==> flow/design.v <==
`timescale 1ns / 1ps
module BMU( HD1, HD2, HD3, HD4, HD5, HD6, HD7, HD8, HD9, HD10, HD11, HD12, HD13, HD14, HD15, HD16, Rx, len, clock, reset
    );
output  [1:0] HD1;
output  [1:0] HD2;
output  [1:0] HD3;
output  [1:0] HD4;
output  [1:0] HD5;
output  [1:0] HD6;
output  [1:0] HD7;
output  [1:0] HD8;
output  [1:0] HD9;
output  [1:0] HD10;
output  [1:0] HD11;
output  [1:0] HD12;
output  [1:0] HD13;
output  [1:0] HD14;
output  [1:0] HD15;
output  [1:0] HD16;
input [1:0] Rx;
input len;
input reset;
input clock;
   reg [1:0] 	 HD1;
   reg [1:0] 	 HD2;
   reg [1:0] 	 HD3;
   reg [1:0] 	 HD4;
   reg [1:0] 	 HD5;
   reg [1:0] 	 HD6;
   reg [1:0] 	 HD7;
   reg [1:0] 	 HD8;
   reg [1:0] 	 HD9;
   reg [1:0] 	 HD10;
   reg [1:0] 	 HD11;
   reg [1:0] 	 HD12;
   reg [1:0] 	 HD13;
   reg [1:0] 	 HD14;
   reg [1:0] 	 HD15;
   reg [1:0] 	 HD16; 
always@(posedge clock or posedge reset)
begin
if(reset)
begin
HD1<=0; HD9<=0;
HD2<=0; HD10<=0;
HD3<=0; HD11<=0;
HD4<=0; HD12<=0;
HD5<=0; HD13<=0;
HD6<=0; HD14<=0;
HD7<=0; HD15<=0;
HD8<=0; HD16<=0;
end
else if(len)
begin
case(Rx)
					2'b00: begin
                         HD1 <=2'b00; HD2 <=2'b10; HD3 <=2'b01; HD4 <=2'b01;
                         HD5 <=2'b10; HD6 <=2'b00; HD7 <=2'b01; HD8 <=2'b01;
                         HD9 <=2'b10; HD10<=2'b00; HD11<=2'b01; HD12<=2'b01;
                         HD13<=2'b00; HD14<=2'b10; HD15<=2'b01; HD16<=2'b01;
                      end
               2'b01: begin
                         HD1 <=2'b01; HD2 <=2'b01; HD3 <=2'b00; HD4 <=2'b10;
                         HD5 <=2'b01; HD6 <=2'b01; HD7 <=2'b10; HD8 <=2'b00;
                         HD9 <=2'b01; HD10<=2'b01; HD11<=2'b10; HD12<=2'b00;
                         HD13<=2'b01; HD14<=2'b01; HD15<=2'b00; HD16<=2'b10;
                      end
               2'b10: begin
                         HD1 <=2'b01; HD2 <=2'b01; HD3 <=2'b10; HD4 <=2'b00;
                         HD5 <=2'b01; HD6 <=2'b01; HD7 <=2'b00; HD8 <=2'b10;
                         HD9 <=2'b01; HD10<=2'b01; HD11<=2'b00; HD12<=2'b10;
                         HD13<=2'b01; HD14<=2'b01; HD15<=2'b10; HD16<=2'b00;
                      end
               2'b11: begin
                         HD1 <=2'b10; HD2 <=2'b00; HD3 <=2'b01; HD4 <=2'b01;
                         HD5 <=2'b00; HD6 <=2'b10; HD7 <=2'b01; HD8 <=2'b01;
                         HD9 <=2'b00; HD10<=2'b10; HD11<=2'b01; HD12<=2'b01;
                         HD13<=2'b10; HD14<=2'b00; HD15<=2'b01; HD16<=2'b01;
                      end
          endcase 
end
end
endmodule
`timescale 1ns / 1ps
module Add_Compare(acs_pm_survivor, acs_label, acs_pm_ina, HD_ina, acs_pm_inb, HD_inb, norm, aen, clock, reset
    );
output [3:0] acs_pm_survivor;
output acs_label;
input [3:0] acs_pm_ina;
input [3:0] acs_pm_inb;
input [1:0] HD_ina;
input [1:0] HD_inb;
input [3:0] norm;
input aen;
input clock;
input reset;
reg [3:0] acs_pm_survivor;
reg  acs_label; 
reg [3:0] suma;
reg [3:0] sumb;
wire [4:0] adda = (acs_pm_ina - norm) + HD_ina;
wire [4:0] addb = (acs_pm_inb - norm) + HD_inb;
always@(posedge clock or posedge reset)
begin
if(reset)
suma<=0;
else
begin
if(aen && adda[4])
suma<=4'b1111;
else if(aen)
suma<=adda[3:0];
end
end
always@(posedge clock or posedge reset)
begin
if(reset)
sumb<=0;
else if(aen && addb[4])
sumb<=4'b1111;
else if(aen)
sumb<=addb[3:0];
end
always@(suma or sumb)
begin
if(suma<=sumb)
begin
acs_pm_survivor=suma;
acs_label=1'b0;
end
else
begin
acs_pm_survivor=sumb;
acs_label=1'b1;
end
end
endmodule
`timescale 1ns / 1ps
module ACSU(acs0_pm_out, acs1_pm_out, acs2_pm_out, acs3_pm_out, 
                 acs4_pm_out, acs5_pm_out, acs6_pm_out, acs7_pm_out,
                 acs0_label,  acs1_label,  acs2_label,  acs3_label, 
                 acs4_label,  acs5_label,  acs6_label,  acs7_label,
                 acs0_pm_ina,  acs0_pm_inb, HD0_ina, HD0_inb,
                 acs1_pm_ina,  acs1_pm_inb, HD1_ina, HD1_inb,
                 acs2_pm_ina,  acs2_pm_inb, HD2_ina, HD2_inb,
                 acs3_pm_ina,  acs3_pm_inb, HD3_ina, HD3_inb,
                 acs4_pm_ina,  acs4_pm_inb, HD4_ina, HD4_inb,
                 acs5_pm_ina,  acs5_pm_inb, HD5_ina, HD5_inb,
                 acs6_pm_ina,  acs6_pm_inb, HD6_ina, HD6_inb,
                 acs7_pm_ina,  acs7_pm_inb, HD7_ina, HD7_inb,
                 norm, aen, clock, reset
                );
   output [3:0] acs0_pm_out;
   output [3:0] acs1_pm_out;
   output [3:0] acs2_pm_out;
   output [3:0] acs3_pm_out;
   output [3:0] acs4_pm_out;
   output [3:0] acs5_pm_out;
   output [3:0] acs6_pm_out;
   output [3:0] acs7_pm_out;
   output  acs0_label;
   output  acs1_label;
   output  acs2_label;
   output  acs3_label;
   output  acs4_label;
   output  acs5_label;
   output  acs6_label;
   output  acs7_label;
   input [3:0]  acs0_pm_ina;
   input [3:0]  acs1_pm_ina;
   input [3:0]  acs2_pm_ina;
   input [3:0]  acs3_pm_ina;
   input [3:0]  acs4_pm_ina;
   input [3:0]  acs5_pm_ina;
   input [3:0]  acs6_pm_ina;
   input [3:0]  acs7_pm_ina;
   input [3:0]  acs0_pm_inb;
   input [3:0]  acs1_pm_inb;
   input [3:0]  acs2_pm_inb;
   input [3:0]  acs3_pm_inb;
   input [3:0]  acs4_pm_inb;
   input [3:0]  acs5_pm_inb;
   input [3:0]  acs6_pm_inb;
   input [3:0]  acs7_pm_inb;
   input [1:0] 	   HD0_ina;
   input [1:0] 	   HD1_ina;
   input [1:0] 	   HD2_ina;
   input [1:0] 	   HD3_ina;
   input [1:0] 	   HD4_ina;
   input [1:0] 	   HD5_ina;
   input [1:0] 	   HD6_ina;
   input [1:0] 	   HD7_ina;
   input [1:0] 	   HD0_inb;
   input [1:0] 	   HD1_inb;
   input [1:0] 	   HD2_inb;
   input [1:0] 	   HD3_inb;
   input [1:0] 	   HD4_inb;
   input [1:0] 	   HD5_inb;
   input [1:0] 	   HD6_inb;
   input [1:0] 	   HD7_inb;   
   input [3:0] norm;
   input aen;
   input clock;
   input reset;
Add_Compare DUT0 (.acs_pm_survivor(acs0_pm_out), 
               .acs_label(acs0_label),
               .acs_pm_ina(acs0_pm_ina), 
               .HD_ina(HD0_ina), 
               .acs_pm_inb(acs0_pm_inb), 
               .HD_inb(HD0_inb),
               .norm(norm),
               .aen(aen),
               .clock(clock),
               .reset(reset)
              );
Add_Compare DUT1 (.acs_pm_survivor(acs1_pm_out),
               .acs_label(acs1_label), 
               .acs_pm_ina(acs1_pm_ina), 
               .HD_ina(HD1_ina), 
               .acs_pm_inb(acs1_pm_inb), 
               .HD_inb(HD1_inb),
               .norm(norm),
               .aen(aen),
               .clock(clock),
               .reset(reset)
              );
Add_Compare DUT2 (.acs_pm_survivor(acs2_pm_out), 
               .acs_label(acs2_label),
               .acs_pm_ina(acs2_pm_ina), 
               .HD_ina(HD2_ina),
               .acs_pm_inb(acs2_pm_inb), 
               .HD_inb(HD2_inb),
               .norm(norm),
               .aen(aen),
               .clock(clock),
               .reset(reset)
              );
Add_Compare DUT3 (.acs_pm_survivor(acs3_pm_out), 
               .acs_label(acs3_label),
               .acs_pm_ina(acs3_pm_ina), 
               .HD_ina(HD3_ina),
               .acs_pm_inb(acs3_pm_inb), 
               .HD_inb(HD3_inb),
               .norm(norm),
               .aen(aen),
               .clock(clock),
               .reset(reset)
              );
Add_Compare DUT4 (.acs_pm_survivor(acs4_pm_out), 
               .acs_label(acs4_label),
               .acs_pm_ina(acs4_pm_ina), 
               .HD_ina(HD4_ina),
               .acs_pm_inb(acs4_pm_inb), 
               .HD_inb(HD4_inb),
               .norm(norm),
               .aen(aen),
               .clock(clock),
               .reset(reset)
              );
Add_Compare DUT5 (.acs_pm_survivor(acs5_pm_out), 
               .acs_label(acs5_label),
               .acs_pm_ina(acs5_pm_ina), 
               .HD_ina(HD5_ina),
               .acs_pm_inb(acs5_pm_inb), 
               .HD_inb(HD5_inb),               
               .norm(norm),
               .aen(aen),
               .clock(clock),
               .reset(reset)
               );
Add_Compare DUT6 (.acs_pm_survivor(acs6_pm_out), 
               .acs_label(acs6_label),
               .acs_pm_ina(acs6_pm_ina), 
               .HD_ina(HD6_ina),
               .acs_pm_inb(acs6_pm_inb), 
               .HD_inb(HD6_inb),
               .norm(norm),
               .aen(aen),
               .clock(clock),
               .reset(reset)
              );
Add_Compare DUT7 (.acs_pm_survivor(acs7_pm_out), 
               .acs_label(acs7_label),
               .acs_pm_ina(acs7_pm_ina), 
               .HD_ina(HD7_ina),
               .acs_pm_inb(acs7_pm_inb), 
               .HD_inb(HD7_inb),
               .norm(norm),
               .aen(aen),
               .clock(clock),
               .reset(reset)
              );
endmodule 
`timescale 1ns / 1ps
module Decision( bstate, flag_metric, in0, in1, in2, in3, in4 ,in5, in6, in7);
output [2:0] bstate;
output [3:0] flag_metric;
input [3:0] in0;
input [3:0] in1;
input [3:0] in2;
input [3:0] in3;
input [3:0] in4;
input [3:0] in5;
input [3:0] in6;
input [3:0] in7;
reg [2:0] bstate;
reg [3:0] min01;
reg [3:0] min23;
reg [3:0] min45;
reg [3:0] min67;
reg [3:0] min0123;
reg [3:0] min4567;
reg [3:0] flag_metric; 
always@(*)
begin
if(in0<=in1)
min01=in0;
else
min01=in1;
if(in2<=in3)
min23=in2;
else
min23=in3;
if(in4<=in5)
min45=in4;
else
min45=in5;
if(in6<=in7)
min67=in6;
else
min67=in7;
if(min01<=min23)
min0123=min01;
else
min0123=min23;
if(min45<=min67)
min4567=min45;
else
min4567=min67;
if(min0123<=min4567)
flag_metric=min0123;
else
flag_metric=min4567;
end
always@(*)
begin
bstate=3'b000;
if(flag_metric==in0)
bstate=3'b000;
if(flag_metric==in1)
bstate=3'b001;
if(flag_metric==in2)
bstate=3'b010;
if(flag_metric==in3)
bstate=3'b011;
if(flag_metric==in4)
bstate=3'b100;
if(flag_metric==in5)
bstate=3'b101;
if(flag_metric==in6)
bstate=3'b110;
if(flag_metric==in7)
bstate=3'b111;
end
endmodule
module controlpath (Dx,  oen,  len, aen, 
                     A0_out, A1_out, A2_out, A3_out, A4_out, A5_out, A6_out, A7_out,
                     A0_in,  A1_in,  A2_in,  A3_in,  A4_in,  A5_in,  A6_in,  A7_in,
                     acs0_label,  acs1_label,  acs2_label,  acs3_label,  acs4_label,  acs5_label,  acs6_label,  acs7_label,
                     min_metric, seqrdy, reset, clock 
                    );
   output  Dx;
   output [3:0] min_metric;
   output           oen;
   output           len;
   output          aen;
   output [3:0] A0_out;
   output [3:0] A1_out;
   output [3:0] A2_out;
   output [3:0] A3_out;
   output [3:0] A4_out;
   output [3:0] A5_out;
   output [3:0] A6_out;
   output [3:0] A7_out;
   input [3:0] A0_in;
   input [3:0] A1_in;
   input [3:0] A2_in;
   input [3:0] A3_in;
   input [3:0] A4_in;
   input [3:0] A5_in;
   input [3:0] A6_in;
   input [3:0] A7_in;
   input   acs0_label;
   input   acs1_label;
   input   acs2_label;
   input   acs3_label;
   input   acs4_label;
   input   acs5_label;
   input   acs6_label;
   input   acs7_label;
   input 	  seqrdy;
   input 	  reset;
   input 	  clock;
   reg [14:0]   P0;
   reg [14:0]   P1;
   reg [14:0]   P2;
   reg [14:0]   P3;
   reg [14:0]   P4;
   reg [14:0]   P5;
   reg [14:0]   P6;
   reg [14:0]   P7;
   reg [3:0]   A0;
   reg [3:0]   A1;
   reg [3:0]   A2;
   reg [3:0]   A3;
   reg [3:0]   A4;
   reg [3:0]   A5;
   reg [3:0]   A6;
   reg [3:0]   A7;
   reg [3:0] 	  write_ptr;
   reg [3:0] 	  trace_ptr;
   reg [2:0] 	  tb_reg;
   reg 		   len;
   reg 		  aen;
   reg 		  wen;
   reg 		  ten;
   reg 		   oen;
   parameter [6:0] 
                   RESET           =7'b0000001,
                   calc_HD         =7'b0000010,
                   add_HD          =7'b0000100,
                   write_state     =7'b0001000,
                   beststate       =7'b0010000,
                   traceback       =7'b0100000,
						 output_DX       =7'b1000000;
   reg [6:0] next_state;
   wire [2:0] min_state;
   Decision UUT_TB (.bstate(min_state), .flag_metric(min_metric),
                         .in0(A0_out), .in1(A1_out), .in2(A2_out), .in3(A3_out), 
                         .in4(A4_out), .in5(A5_out), .in6(A6_out), .in7(A7_out));
   assign Dx = ( oen) ? tb_reg[0] : 1'b0;
   assign A0_out = (write_ptr>0) ? A0_in:A0;
   assign A1_out = (write_ptr>0) ? A1_in:A1;
   assign A2_out = (write_ptr>0) ? A2_in:A2;
   assign A3_out = (write_ptr>0) ? A3_in:A3;
   assign A4_out = (write_ptr>0) ? A4_in:A4;
   assign A5_out = (write_ptr>0) ? A5_in:A5;
   assign A6_out = (write_ptr>0) ? A6_in:A6;
   assign A7_out = (write_ptr>0) ? A7_in:A7;
   always @(posedge clock or posedge reset)
     begin
	if (reset)
	  begin
	     P0 <=0; P1 <=0; P2 <=0; P3 <=0; P4 <=0; P5 <=0; P6 <=0; P7 <=0;
	  end
	else
	  begin
             if (wen && write_ptr>0)
               begin
                  P0   <={acs0_label, P0[14:1]};									 
                  P1   <={acs1_label, P1[14:1]};									 
                  P2   <={acs2_label, P2[14:1]};
                  P3   <={acs3_label, P3[14:1]};
                  P4   <={acs4_label, P4[14:1]};
                  P5   <={acs5_label, P5[14:1]};
                  P6   <={acs6_label, P6[14:1]};
                  P7   <={acs7_label, P7[14:1]};		  
               end	  
      end
	  end
   always @(posedge clock or posedge reset)
     begin
	if (reset)
	  begin
	     A0 <=0;       A1 <=4'b1111; A2 <=4'b1111; A3 <=4'b1111; 
             A4 <=4'b1111; A5 <=4'b1111; A6 <=4'b1111; A7 <=4'b1111;
	  end
	else
	  begin
             if (wen)
               begin
                  A0 <=A0_in; A1 <=A1_in; A2 <=A2_in; A3 <=A3_in; 
                  A4 <=A4_in; A5 <=A5_in; A6 <=A6_in; A7 <=A7_in;
               end
	  end
     end
   always @(posedge clock or posedge reset)
     begin
	if (reset)
	  tb_reg <=0;
	else
	  begin
	     if (next_state==write_state)
	        tb_reg <=min_state;
	     else if (ten)
               begin
                  case (tb_reg)
                    3'b000 : tb_reg <={P0[trace_ptr],tb_reg[2:1]};
                    3'b001 : tb_reg <={P1[trace_ptr],tb_reg[2:1]};
                    3'b010 : tb_reg <={P2[trace_ptr],tb_reg[2:1]};
                    3'b011 : tb_reg <={P3[trace_ptr],tb_reg[2:1]};
                    3'b100 : tb_reg <={P4[trace_ptr],tb_reg[2:1]};
                    3'b101 : tb_reg <={P5[trace_ptr],tb_reg[2:1]};
                    3'b110 : tb_reg <={P6[trace_ptr],tb_reg[2:1]};
                    3'b111 : tb_reg <={P7[trace_ptr],tb_reg[2:1]};
                  endcase
	       end
	  end
     end
   always @ (posedge clock or posedge reset)
     begin
        if (reset)
          begin
              len <=0; aen <=0; wen <=0; ten <=0;  oen <=0;
	     write_ptr    <=0;
	     trace_ptr    <=0;
             next_state   <= RESET;
          end
        else
          begin
             case(next_state)
               RESET:      begin
		             if (seqrdy)
			       begin
                                   len <=0; aen <=0; wen <=0; ten <=0;  oen <=0;
                                  next_state <=calc_HD;
			       end
		             else
			       next_state <=RESET;
                           end  
               calc_HD:    begin
                               len <=1; aen <=0; wen <=0; ten <=0;  oen <=0;
                              next_state   <= add_HD;
                           end 
               add_HD:        begin
                             if (seqrdy)
                               begin
                               len <=0; aen <=1; wen <=0; ten <=0;  oen <=0;
                              next_state   <= write_state;
                               end
                             else
                              next_state   <= add_HD;
                           end 
               write_state: begin
                                 if (write_ptr < 14)
                                   begin
                                       len <=0; aen <=0; wen <=1; ten <=0;  oen <=0;
				      write_ptr <=write_ptr+1;
                                      next_state   <= calc_HD;
                                   end
                                else if (write_ptr == 14)
                                   begin
				       len <=0; aen <=0; wen <=1; ten <=0;  oen <=0;
				      write_ptr <=write_ptr+1;
                                      next_state   <= beststate;
			           end
                              end  
               beststate:    begin
                                  len <=0; aen <=0; wen <=0; ten <=0;  oen <=0;
		                 ;
		                 write_ptr    <=14;
		  		 trace_ptr    <=14;
                                 next_state   <= traceback;
                              end 
               traceback:     begin
                                 if (trace_ptr >1)
                                   begin
                                       len <=0; aen <=0; wen <=0; ten <=1;  oen <=0;
		                      trace_ptr    <=trace_ptr-1; 
                                      next_state   <= traceback;
                                   end	    
                                 else if (trace_ptr == 1) 
                                   begin
                                       len <=0; aen <=0; wen <=0; ten <=0;  oen <=0;
                                      next_state   <= output_DX;
	                           end
                              end 
               output_DX:     begin
                                       len <=0; aen <=0; wen <=0; ten <=0;  oen <=1;
                                      next_state   <= calc_HD;
                end 
	    endcase 
	 end 
   end 
endmodule
`timescale 1ns / 1ps
module Viterbi(Dx, Rx, oen, rxrdy, clock, seqrdy,reset
    );
output Dx;
output oen;
output rxrdy;
input [1:0] Rx;
input seqrdy;
input reset;
input clock;
wire[3:0] A0_out;
wire[3:0] A1_out;
wire[3:0] A2_out;
wire[3:0] A3_out;
wire[3:0] A4_out;
wire[3:0] A5_out;
wire[3:0] A6_out;
wire[3:0] A7_out;
 wire [3:0] acs0_pm_out;
 wire [3:0] acs1_pm_out;
 wire [3:0] acs2_pm_out;
 wire [3:0] acs3_pm_out;
 wire [3:0] acs4_pm_out;
 wire [3:0] acs5_pm_out;   
 wire [3:0] acs6_pm_out;   
 wire [3:0] acs7_pm_out;
wire acs0_label;
wire acs1_label;
wire acs2_label;
wire acs3_label;
wire acs4_label;
wire acs5_label;
wire acs6_label;
wire acs7_label;
wire len;
wire aen;
wire [3:0] min_metric;
assign rxrdy = len;
wire [1:0] HD1;	wire [1:0] HD9;
wire [1:0] HD2;	wire [1:0] HD10;
wire [1:0] HD3;   wire [1:0] HD11;
wire [1:0] HD4;	wire [1:0] HD12;
wire [1:0] HD5;	wire [1:0] HD13;
wire [1:0] HD6;	wire [1:0] HD14;
wire [1:0] HD7;	wire [1:0] HD15;
wire [1:0] HD8;	wire [1:0] HD16;
BMU U1(.HD1(HD1), .HD2(HD2), .HD3(HD3), .HD4(HD4), .HD5(HD5), .HD6(HD6), .HD7(HD7), .HD8(HD8), .HD9(HD9), .HD10(HD10), .HD11(HD11), .HD12(HD12), .HD13(HD13), .HD14(HD14), .HD15(HD15), .HD16(HD16), .Rx(Rx), .len(len & seqrdy), .clock(clock), .reset(reset)
);
ACSU U2(.acs0_pm_out(acs0_pm_out), .acs1_pm_out(acs1_pm_out), 
              .acs2_pm_out(acs2_pm_out), .acs3_pm_out(acs3_pm_out), 
              .acs4_pm_out(acs4_pm_out), .acs5_pm_out(acs5_pm_out), 
              .acs6_pm_out(acs6_pm_out), .acs7_pm_out(acs7_pm_out),
              .acs0_label(acs0_label),   .acs1_label(acs1_label), 
              .acs2_label(acs2_label),   .acs3_label(acs3_label), 
              .acs4_label(acs4_label),   .acs5_label(acs5_label), 
              .acs6_label(acs6_label),   .acs7_label(acs7_label),
              .acs0_pm_ina(A0_out),  .acs0_pm_inb(A4_out), .HD0_ina(HD1), .HD0_inb(HD9),
              .acs1_pm_ina(A0_out),  .acs1_pm_inb(A4_out), .HD1_ina(HD2), .HD1_inb(HD10),
              .acs2_pm_ina(A1_out),  .acs2_pm_inb(A5_out), .HD2_ina(HD3), .HD2_inb(HD11),
              .acs3_pm_ina(A1_out),  .acs3_pm_inb(A5_out), .HD3_ina(HD4), .HD3_inb(HD12),
              .acs4_pm_ina(A2_out),  .acs4_pm_inb(A6_out), .HD4_ina(HD5), .HD4_inb(HD13),
              .acs5_pm_ina(A2_out),  .acs5_pm_inb(A6_out), .HD5_ina(HD6), .HD5_inb(HD14),
              .acs6_pm_ina(A3_out),  .acs6_pm_inb(A7_out), .HD6_ina(HD7), .HD6_inb(HD15),
              .acs7_pm_ina(A3_out),  .acs7_pm_inb(A7_out), .HD7_ina(HD8), .HD7_inb(HD16),
	      .norm(min_metric), .aen(aen), .reset(reset), .clock(clock)
              );
				 controlpath U3(.Dx(Dx), .oen(oen), .len(len), .aen(aen), 
                 .A0_out(A0_out), .A1_out(A1_out), .A2_out(A2_out), .A3_out(A3_out), 
                 .A4_out(A4_out), .A5_out(A5_out), .A6_out(A6_out), .A7_out(A7_out),
                 .A0_in(acs0_pm_out), .A1_in(acs1_pm_out), .A2_in(acs2_pm_out), .A3_in(acs3_pm_out),  
                 .A4_in(acs4_pm_out), .A5_in(acs5_pm_out), .A6_in(acs6_pm_out), .A7_in(acs7_pm_out),
                 .acs0_label(acs0_label), .acs1_label(acs1_label), .acs2_label(acs2_label), .acs3_label(acs3_label), 
                 .acs4_label(acs4_label), .acs5_label(acs5_label), .acs6_label(acs6_label), .acs7_label(acs7_label),
                 .min_metric(min_metric), .seqrdy(seqrdy), .reset(reset), .clock(clock)
                );
endmodule
# ---- Step by step through the tools: Viterbi
# Each step is given for the RTL above and for the edited RTL.
# Lines under "before" count in the file above, lines under "after" in the edited file.
# "delta": "after" minus "before" as printed here.
# Library cell names are shortened.
# The mark - stands for no value.
dict set report setup {
  top_module {Viterbi}
  clock_port {clock}
  lib {sky130hd}
  corner {tt_025C_1v80}
}

# ---- The edit
# The edit as a unified diff against the file above.
# This change comes from a script, not from a designer. The edited design behaves differently; no optimisation was intended.
# begin of diff
@@ -445,5 +445,5 @@
    assign A3_out = (write_ptr>0) ? A3_in:A3;
    assign A4_out = (write_ptr>0) ? A4_in:A4;
-   assign A5_out = (write_ptr>0) ? A5_in:A5;
+   assign A5_out = A5_in;
    assign A6_out = (write_ptr>0) ? A6_in:A6;
    assign A7_out = (write_ptr>0) ? A7_in:A7;
# end of diff

# ---- Elaborated design
# Counts by Yosys on the flattened word-level netlist (proc, flatten, opt, wreduce; memories kept). Register bits leave out memories and registers merged into their read ports (data or address). Print and check cells are left out. Cells with the same type and inputs are merged into one.
# item before after delta
set bits {}
lappend bits {ff_bits 247 243 -4}
lappend bits {input_bits 5 5 0}
# item before after delta
set op_classes {}
lappend op_classes {add_sub_neg 26 26 0}
lappend op_classes {n_cmp 18 18 0}
lappend op_classes {eq_ne 32 32 0}
lappend op_classes {n_shift 8 8 0}
lappend op_classes {muxes 104 103 -1}
lappend op_classes {logic 1 1 0}
lappend op_classes {reduce_logical 55 55 0}
# op before after delta
set op_table {}
lappend op_table {{2-to-1 mux 4 bit} 59 58 -1}
lappend op_table {{2-to-1 mux 1 bit} 19 19 0}
lappend op_table {{nonzero test 2 bit} 19 19 0}
lappend op_table {{logical AND 1 bit} 17 17 0}
lappend op_table {{adder 5 x 2 -> 5 bit} 16 16 0}
lappend op_table {{less-or-equal comparator 4 bit} 15 15 0}
lappend op_table {{2-to-1 mux 3 bit} 8 8 0}
lappend op_table {{variable part select 15 x 4 -> 1 bit} 8 8 0}
lappend op_table {{subtractor 4 x 4 -> 5 bit} 8 8 0}
lappend op_table {{equality test 4 bit} 7 7 0}
lappend op_table {{OR reduction 2 bit} 5 5 0}
lappend op_table {{equality test 3 bit with constant B} 4 4 0}
lappend op_table {{2-to-1 mux 7 bit} 4 4 0}
lappend op_table {{parallel mux 2 bit (select 3 bit)} 4 4 0}
lappend op_table {{parallel mux 1 bit (select 5 bit)} 3 3 0}
lappend op_table {{AND reduction 4 bit} 3 3 0}
lappend op_table {{equality test 2 bit with constant B} 2 2 0}
lappend op_table {{equality test 3 x 2 -> 1 bit with constant B} 2 2 0}
lappend op_table {{> comparator 4 x 1 -> 1 bit with constant B} 2 2 0}
lappend op_table {{inequality test 2 x 1 -> 1 bit with constant B} 2 2 0}
lappend op_table {{inequality test 2 bit with constant B} 2 2 0}
lappend op_table {{parallel mux 1 bit (select 4 bit)} 2 2 0}
lappend op_table {{parallel mux 4 bit (select 2 bit)} 2 2 0}
lappend op_table {{AND reduction 2 bit} 2 2 0}
lappend op_table {{nonzero test 6 bit} 2 2 0}
lappend op_table {{adder 4 x 1 -> 4 bit with constant B} 1 1 0}
lappend op_table {{bitwise AND 1 bit} 1 1 0}
lappend op_table {{equality test 2 x 1 -> 1 bit with constant B} 1 1 0}
# The list need not be complete.

# ---- Depth
# Depth = most cells in a row (Yosys ltp): at word level without a register or memory, in the mapped netlist without a sequential cell, where the memories' decode and read muxes count.
# item before after delta
set logic_depth {}
lappend logic_depth {ltp_word 18 18 0}
lappend logic_depth {abc_area 0 0 -}
lappend logic_depth {depth_mapped 43 42 -1}
lappend logic_depth {depth_no_buf 42 41 -1}

# ---- Mapped cells and area
# Source: synth_stat.txt of the flow (Yosys; design flattened, memories mapped). It holds for the ABC_AREA given above (unset counts as 0); a run with the other value may have another netlist.
# type before after delta
set types {}
lappend types {o21ai_0 77 101 24}
lappend types {nand2_1 62 85 23}
lappend types {nor2_1 175 154 -21}
lappend types {o22a_1 2 23 21}
lappend types {mux4_2 27 10 -17}
lappend types {nor3_1 21 7 -14}
lappend types {xnor2_1 32 44 12}
lappend types {nor4_1 13 2 -11}
lappend types {nor2b_1 23 13 -10}
lappend types {a211oi_1 13 5 -8}
lappend types {a22oi_1 10 2 -8}
lappend types {a221oi_1 2 9 7}
lappend types {and3_1 2 8 6}
lappend types {a21oi_1 132 137 5}
lappend types {inv_1 122 117 -5}
lappend types {o211ai_1 15 10 -5}
lappend types {o21a_1 9 4 -5}
lappend types {a211o_1 6 1 -5}
# The list need not be complete.
# item before after delta
set synth_totals {}
lappend synth_totals {stdcells 1642 1591 -51}
lappend synth_totals {mapped_area_um2 16518.3 15872.7 -645.6}
lappend synth_totals {ffs 245 241 -4}
# By module: a second synthesis without flattening, with its own total; a netlist apart from the flattened one above.
# item before after delta
set hier_totals {}
lappend hier_totals {cells_unflattened 1638 1633 -5}
lappend hier_totals {area_unflattened_um2 17478.0 17414.2 -63.8}
# Each row is one instance without its submodules.
# module instances cells mod_area_um2
set by_module_before {}
lappend by_module_before {controlpath 1 649 8356.8}
lappend by_module_before {Add_Compare 8 89 865.8}
lappend by_module_before {Decision 1 229 1686.6}
lappend by_module_before {BMU 1 47 501.7}
lappend by_module_before {Viterbi 1 1 6.3}
lappend by_module_before {ACSU 1 0 0.0}
# module instances cells mod_area_um2
set by_module_after {}
lappend by_module_after {controlpath 1 644 8293.0}
lappend by_module_after {Add_Compare 8 89 865.8}
lappend by_module_after {Decision 1 229 1686.6}
lappend by_module_after {BMU 1 47 501.7}
lappend by_module_after {Viterbi 1 1 6.3}
lappend by_module_after {ACSU 1 0 0.0}

# ---- Timing after synthesis
# Source: OpenSTA report_checks on the synthesized netlist (no wires, ideal clock, input and output delay 20% of the period each), path of least setup slack; recovery checks are left aside. Register names are those of the netlist, which keeps one name where synthesis merged equal registers.
# item before after delta
set synth_timing {}
lappend synth_timing {path_type {register -> register} {register -> register} -}
lappend synth_timing {start {register U3.write_ptr[0]} {register U2.DUT2.suma[3]} -}
lappend synth_timing {end {register U2.DUT0.sumb[3]} {register U2.DUT0.suma[2]} -}
lappend synth_timing {tclk_ps 8000 8000 0}
lappend synth_timing {setup_ps 141 121 -20}
lappend synth_timing {t_first_pin_ps 0 0 0}
lappend synth_timing {t_arrival_ps 8675 8927 252}
lappend synth_timing {slack_ps -816 -1048 -232}
lappend synth_timing {delay_ps 8816 9048 232}
lappend synth_timing {path_stages 38 36 -2}
lappend synth_timing {n_path_buf 5 0 -5}
lappend synth_timing {synth_period_reached_ps 8816 9048 232}
# "delay_ps" is the arrival time less input delay plus setup time.
# "path_stages" counts driving pins, that of a launching flip-flop among them; a cell with two outputs on the path counts twice.
# "synth_period_reached_ps" is the clock period less the worst setup slack; recovery checks do not enter. This is arithmetic on one report: input and output delays are still those of the set period (20% each).
# The rows between start and end are the longest chain of elaborated cells between them; the timing report does not say that the signal goes this way. Where chains are equally long, one stands for them.
# A line is the first line of the expression or statement that the cell stems from. Yosys adds cells for indexed reads and writes and turns some case tables into memories.
# A register here has more assigning lines than the two given.
dict set report synth_via_before {
  path_cell_list {dfrtp_1 > inv_1 > ha_1 > nand2_1 > clkbuf_1 > clkbuf_1 > clkbuf_1 > buf_1 > buf_1 > o21ai_0 > ha_1 > and3b_1 > a2111oi_4 > o21ai_1 > nor3b_1 > a221o_1 > ha_1 > o21a_1 > [... 2 more ...] > mux2i_1 > ha_1 > a21oi_1 > a21oi_1 > maj3_1 > a22o_1 > o21ai_0 > ha_1 > fa_1 > inv_1 > ha_1 > a21oi_1 > nor3_1 > a21oi_1 > o31ai_1 > a211oi_1 > xnor2_1 > a31oi_1}
  elab_chain_cells 12
  cells_between 29
}
# item line
set synth_lines_before {}
lappend synth_lines_before {{from (decl)} 420} ;# reg [3:0] write_ptr;
lappend synth_lines_before {{from (assign)} 548} ;# write_ptr <=write_ptr+1;
lappend synth_lines_before {{from (assign)} 554} ;# write_ptr <=write_ptr+1;
lappend synth_lines_before {{> comparator 4 x 1 -> 1 bit} 442} ;# assign A0_out = (write_ptr>0) ? A0_in:A0;
lappend synth_lines_before {{2-to-1 mux 4 bit} 442}
lappend synth_lines_before {{less-or-equal comparator 4 bit} 316} ;# if(in0<=in1)
lappend synth_lines_before {{2-to-1 mux 4 bit} 316}
lappend synth_lines_before {{less-or-equal comparator 4 bit} 332} ;# if(min01<=min23)
lappend synth_lines_before {{2-to-1 mux 4 bit} 332}
lappend synth_lines_before {{less-or-equal comparator 4 bit} 340} ;# if(min0123<=min4567)
lappend synth_lines_before {{2-to-1 mux 4 bit} 340}
lappend synth_lines_before {{subtractor 4 x 4 -> 5 bit} 102} ;# wire [4:0] addb = (acs_pm_inb - norm) + HD_inb;
lappend synth_lines_before {{adder 5 x 2 -> 5 bit} 102}
lappend synth_lines_before {{2-to-1 mux 4 bit} 121} ;# else if(aen)
lappend synth_lines_before {{2-to-1 mux 4 bit} 119} ;# else if(aen && addb[4])
lappend synth_lines_before {{to (assign)} 118} ;# sumb<=0;
lappend synth_lines_before {{to (assign)} 122} ;# sumb<=addb[3:0];
lappend synth_lines_before {{to (decl)} 100} ;# reg [3:0] sumb;
dict set report synth_via_after {
  path_cell_list {dfrtp_1 > ha_1 > a21oi_1 > o21ai_0 > nand2_1 > mux2_2 > mux2i_2 > clkinv_1 > ha_1 > and3b_1 > a2111oi_2 > nor2_2 > a211o_1 > o211a_2 > and2_1 > ha_1 > and4_1 > a21oi_1 > nand2_1 > o21ai_0 > inv_1 > ha_1 > nor2b_1 > o21ai_0 > maj3_1 > o22ai_1 > mux2i_1 > inv_1 > fa_1 > fa_1 > nand4b_1 > o21ai_0 > mux2i_1 > xor2_1 > nand2_1 > o22a_1}
  elab_chain_cells 13
  cells_between 15
  lines_between 8
}
# item line
set synth_lines_after {}
lappend synth_lines_after {{from (decl)} 99} ;# reg [3:0] suma;
lappend synth_lines_after {{from (assign)} 106} ;# suma<=0;
lappend synth_lines_after {{from (assign)} 112} ;# suma<=adda[3:0];
lappend synth_lines_after {{less-or-equal comparator 4 bit} 126} ;# if(suma<=sumb)
lappend synth_lines_after {{2-to-1 mux 4 bit} 126}
lappend synth_lines_after {{2-to-1 mux 4 bit} 444} ;# assign A2_out = (write_ptr>0) ? A2_in:A2;
lappend synth_lines_after {{less-or-equal comparator 4 bit} 320} ;# if(in2<=in3)
lappend synth_lines_after {{2-to-1 mux 4 bit} 320}
lappend synth_lines_after {{less-or-equal comparator 4 bit} 332} ;# if(min01<=min23)
lappend synth_lines_after {{2-to-1 mux 4 bit} 332}
lappend synth_lines_after {{less-or-equal comparator 4 bit} 340} ;# if(min0123<=min4567)
lappend synth_lines_after {{2-to-1 mux 4 bit} 340}
lappend synth_lines_after {{subtractor 4 x 4 -> 5 bit} 101} ;# wire [4:0] adda = (acs_pm_ina - norm) + HD_ina;
lappend synth_lines_after {{adder 5 x 2 -> 5 bit} 101}
lappend synth_lines_after {{2-to-1 mux 4 bit} 111} ;# else if(aen)
lappend synth_lines_after {{2-to-1 mux 4 bit} 109} ;# if(aen && adda[4])
lappend synth_lines_after {{to (assign)} 110} ;# suma<=4'b1111;
lappend synth_lines_after {{to (assign)} 112}
lappend synth_lines_after {{to (decl)} 99}

# ---- Path in the finished layout
# From the final timing report of the runs of pair A: the path of least setup slack in the routed layout; clock arrival at registers is part of the times.
# The report prints the path's times to 10 ps; the period is as set.
# item before after delta
set layout_timing {}
lappend layout_timing {path_type {register -> register} {register -> register} -}
lappend layout_timing {start {register U2.DUT4.suma[2]} {register U2.DUT4.suma[1]} -}
lappend layout_timing {end {register U2.DUT2.suma[3]} {register U2.DUT5.suma[2]} -}
lappend layout_timing {tclk_ps 8000 8000 0}
lappend layout_timing {setup_ps 80 110 30}
lappend layout_timing {t_first_pin_ps 580 570 -10}
lappend layout_timing {t_arrival_ps 8380 8160 -220}
lappend layout_timing {slack_ps 120 280 160}
lappend layout_timing {path_stages 36 36 0}
lappend layout_timing {n_path_buf 3 4 1}
# The rows between start and end are the longest chain of elaborated cells between them; the timing report does not say that the signal goes this way. Where chains are equally long, one stands for them.
# A register here has more assigning lines than the two given.
dict set report layout_via_before {
  path_cell_list {dfrtp_1 > ha_1 > or2_4 > o311ai_4 > or2_4 > nor2_1 > a21oi_2 > a21oi_2 > ha_1 > nor2b_4 > o21ai_2 > a221o_1 > buf_4 > mux2_4 > ha_4 > a21oi_1 > maj3_2 > a22oi_2 > mux2i_1 > inv_1 > ha_4 > buf_4 > a21oi_2 > maj3_2 > a22o_4 > mux2_4 > buf_6 > fa_1 > inv_4 > ha_4 > a21oi_4 > o21ai_2 > mux2i_1 > o221ai_1 > mux2_2 > o211ai_1}
  elab_chain_cells 13
  cells_between 15
  lines_between 8
}
# item line
set layout_lines_before {}
lappend layout_lines_before {{from (decl)} 99} ;# reg [3:0] suma;
lappend layout_lines_before {{from (assign)} 106} ;# suma<=0;
lappend layout_lines_before {{from (assign)} 112} ;# suma<=adda[3:0];
lappend layout_lines_before {{less-or-equal comparator 4 bit} 126} ;# if(suma<=sumb)
lappend layout_lines_before {{2-to-1 mux 4 bit} 126}
lappend layout_lines_before {{2-to-1 mux 4 bit} 446} ;# assign A4_out = (write_ptr>0) ? A4_in:A4;
lappend layout_lines_before {{less-or-equal comparator 4 bit} 324} ;# if(in4<=in5)
lappend layout_lines_before {{2-to-1 mux 4 bit} 324}
lappend layout_lines_before {{less-or-equal comparator 4 bit} 336} ;# if(min45<=min67)
lappend layout_lines_before {{2-to-1 mux 4 bit} 336}
lappend layout_lines_before {{less-or-equal comparator 4 bit} 340} ;# if(min0123<=min4567)
lappend layout_lines_before {{2-to-1 mux 4 bit} 340}
lappend layout_lines_before {{subtractor 4 x 4 -> 5 bit} 101} ;# wire [4:0] adda = (acs_pm_ina - norm) + HD_ina;
lappend layout_lines_before {{adder 5 x 2 -> 5 bit} 101}
lappend layout_lines_before {{2-to-1 mux 4 bit} 111} ;# else if(aen)
lappend layout_lines_before {{2-to-1 mux 4 bit} 109} ;# if(aen && adda[4])
lappend layout_lines_before {{to (assign)} 110} ;# suma<=4'b1111;
lappend layout_lines_before {{to (assign)} 112}
lappend layout_lines_before {{to (decl)} 99}
dict set report layout_via_after {
  path_cell_list {dfrtp_2 > ha_4 > nor2b_1 > o211ai_1 > a21oi_2 > buf_4 > mux2i_2 > a21oi_1 > ha_1 > and4_1 > a21oi_4 > mux2i_4 > ha_4 > a21oi_2 > a21oi_1 > maj3_1 > a22oi_1 > buf_4 > mux2i_4 > ha_1 > nor2b_1 > o21ai_1 > maj3_2 > o22ai_4 > buf_6 > mux2i_4 > buf_6 > fa_1 > inv_2 > fa_2 > nor3b_2 > mux2i_1 > mux2i_1 > xnor2_1 > nand2_1 > o22a_1}
  elab_chain_cells 13
  cells_between 15
  lines_between 8
}
# item line
set layout_lines_after {}
lappend layout_lines_after {{from (decl)} 99} ;# reg [3:0] suma;
lappend layout_lines_after {{from (assign)} 106} ;# suma<=0;
lappend layout_lines_after {{from (assign)} 112} ;# suma<=adda[3:0];
lappend layout_lines_after {{less-or-equal comparator 4 bit} 126} ;# if(suma<=sumb)
lappend layout_lines_after {{2-to-1 mux 4 bit} 126}
lappend layout_lines_after {{2-to-1 mux 4 bit} 446} ;# assign A4_out = (write_ptr>0) ? A4_in:A4;
lappend layout_lines_after {{less-or-equal comparator 4 bit} 324} ;# if(in4<=in5)
lappend layout_lines_after {{2-to-1 mux 4 bit} 324}
lappend layout_lines_after {{less-or-equal comparator 4 bit} 336} ;# if(min45<=min67)
lappend layout_lines_after {{2-to-1 mux 4 bit} 336}
lappend layout_lines_after {{less-or-equal comparator 4 bit} 340} ;# if(min0123<=min4567)
lappend layout_lines_after {{2-to-1 mux 4 bit} 340}
lappend layout_lines_after {{subtractor 4 x 4 -> 5 bit} 101} ;# wire [4:0] adda = (acs_pm_ina - norm) + HD_ina;
lappend layout_lines_after {{adder 5 x 2 -> 5 bit} 101}
lappend layout_lines_after {{2-to-1 mux 4 bit} 111} ;# else if(aen)
lappend layout_lines_after {{2-to-1 mux 4 bit} 109} ;# if(aen && adda[4])
lappend layout_lines_after {{to (assign)} 110} ;# suma<=4'b1111;
lappend layout_lines_after {{to (assign)} 112}
lappend layout_lines_after {{to (decl)} 99}

# ---- Layout results
# Both versions went through the flow (Yosys, OpenROAD) with the same settings in each pair. Constraints: input delay and output delay 20% of the set period each, output load 0.01 pF.
dict set report flow_settings_pair_A {
  period_ns 8.0
  CAP_MARGIN 20
  CORE_MARGIN 2
  CORE_UTILIZATION 40
  SLEW_MARGIN 20
}
# item before after delta
set results_pair_A {}
lappend results_pair_A {ys_area_um2 16518.3 15872.7 -645.6}
lappend results_pair_A {dieArea_um2 42938.1 41290.2 -1647.9}
lappend results_pair_A {layout_utilization_pct 49.3 48.0 -1.3}
lappend results_pair_A {worst_setup_slack_ps 118 284 166}
lappend results_pair_A {total_negative_slack_ps 0 0 0}
lappend results_pair_A {clock_period_reached_ps 7882 7716 -166}
dict set report flow_settings_pair_B {
  CORE_ASPECT_RATIO 0.99
  CORE_MARGIN 3
  CORE_UTILIZATION 21
  CTS_CLUSTER_DIAMETER 348
  CTS_CLUSTER_SIZE 57
  MAX_ROUTING_LAYER {met4}
  SLEW_MARGIN 10
  period_ns 7.8
  CAP_MARGIN 20
}
# item before after delta
set results_pair_B {}
lappend results_pair_B {ys_area_um2 16518.3 15872.7 -645.6}
lappend results_pair_B {dieArea_um2 82060.2 78919.8 -3140.4}
lappend results_pair_B {layout_utilization_pct 27.4 26.2 -1.2}
lappend results_pair_B {worst_setup_slack_ps 39 135 96}
lappend results_pair_B {total_negative_slack_ps 0 0 0}
lappend results_pair_B {clock_period_reached_ps 7761 7665 -96}
# "clock_period_reached_ps": clock period set for the run, less the worst setup slack. It is reckoned from that one timing run; input and output delays stay at 20% of the period that was set.
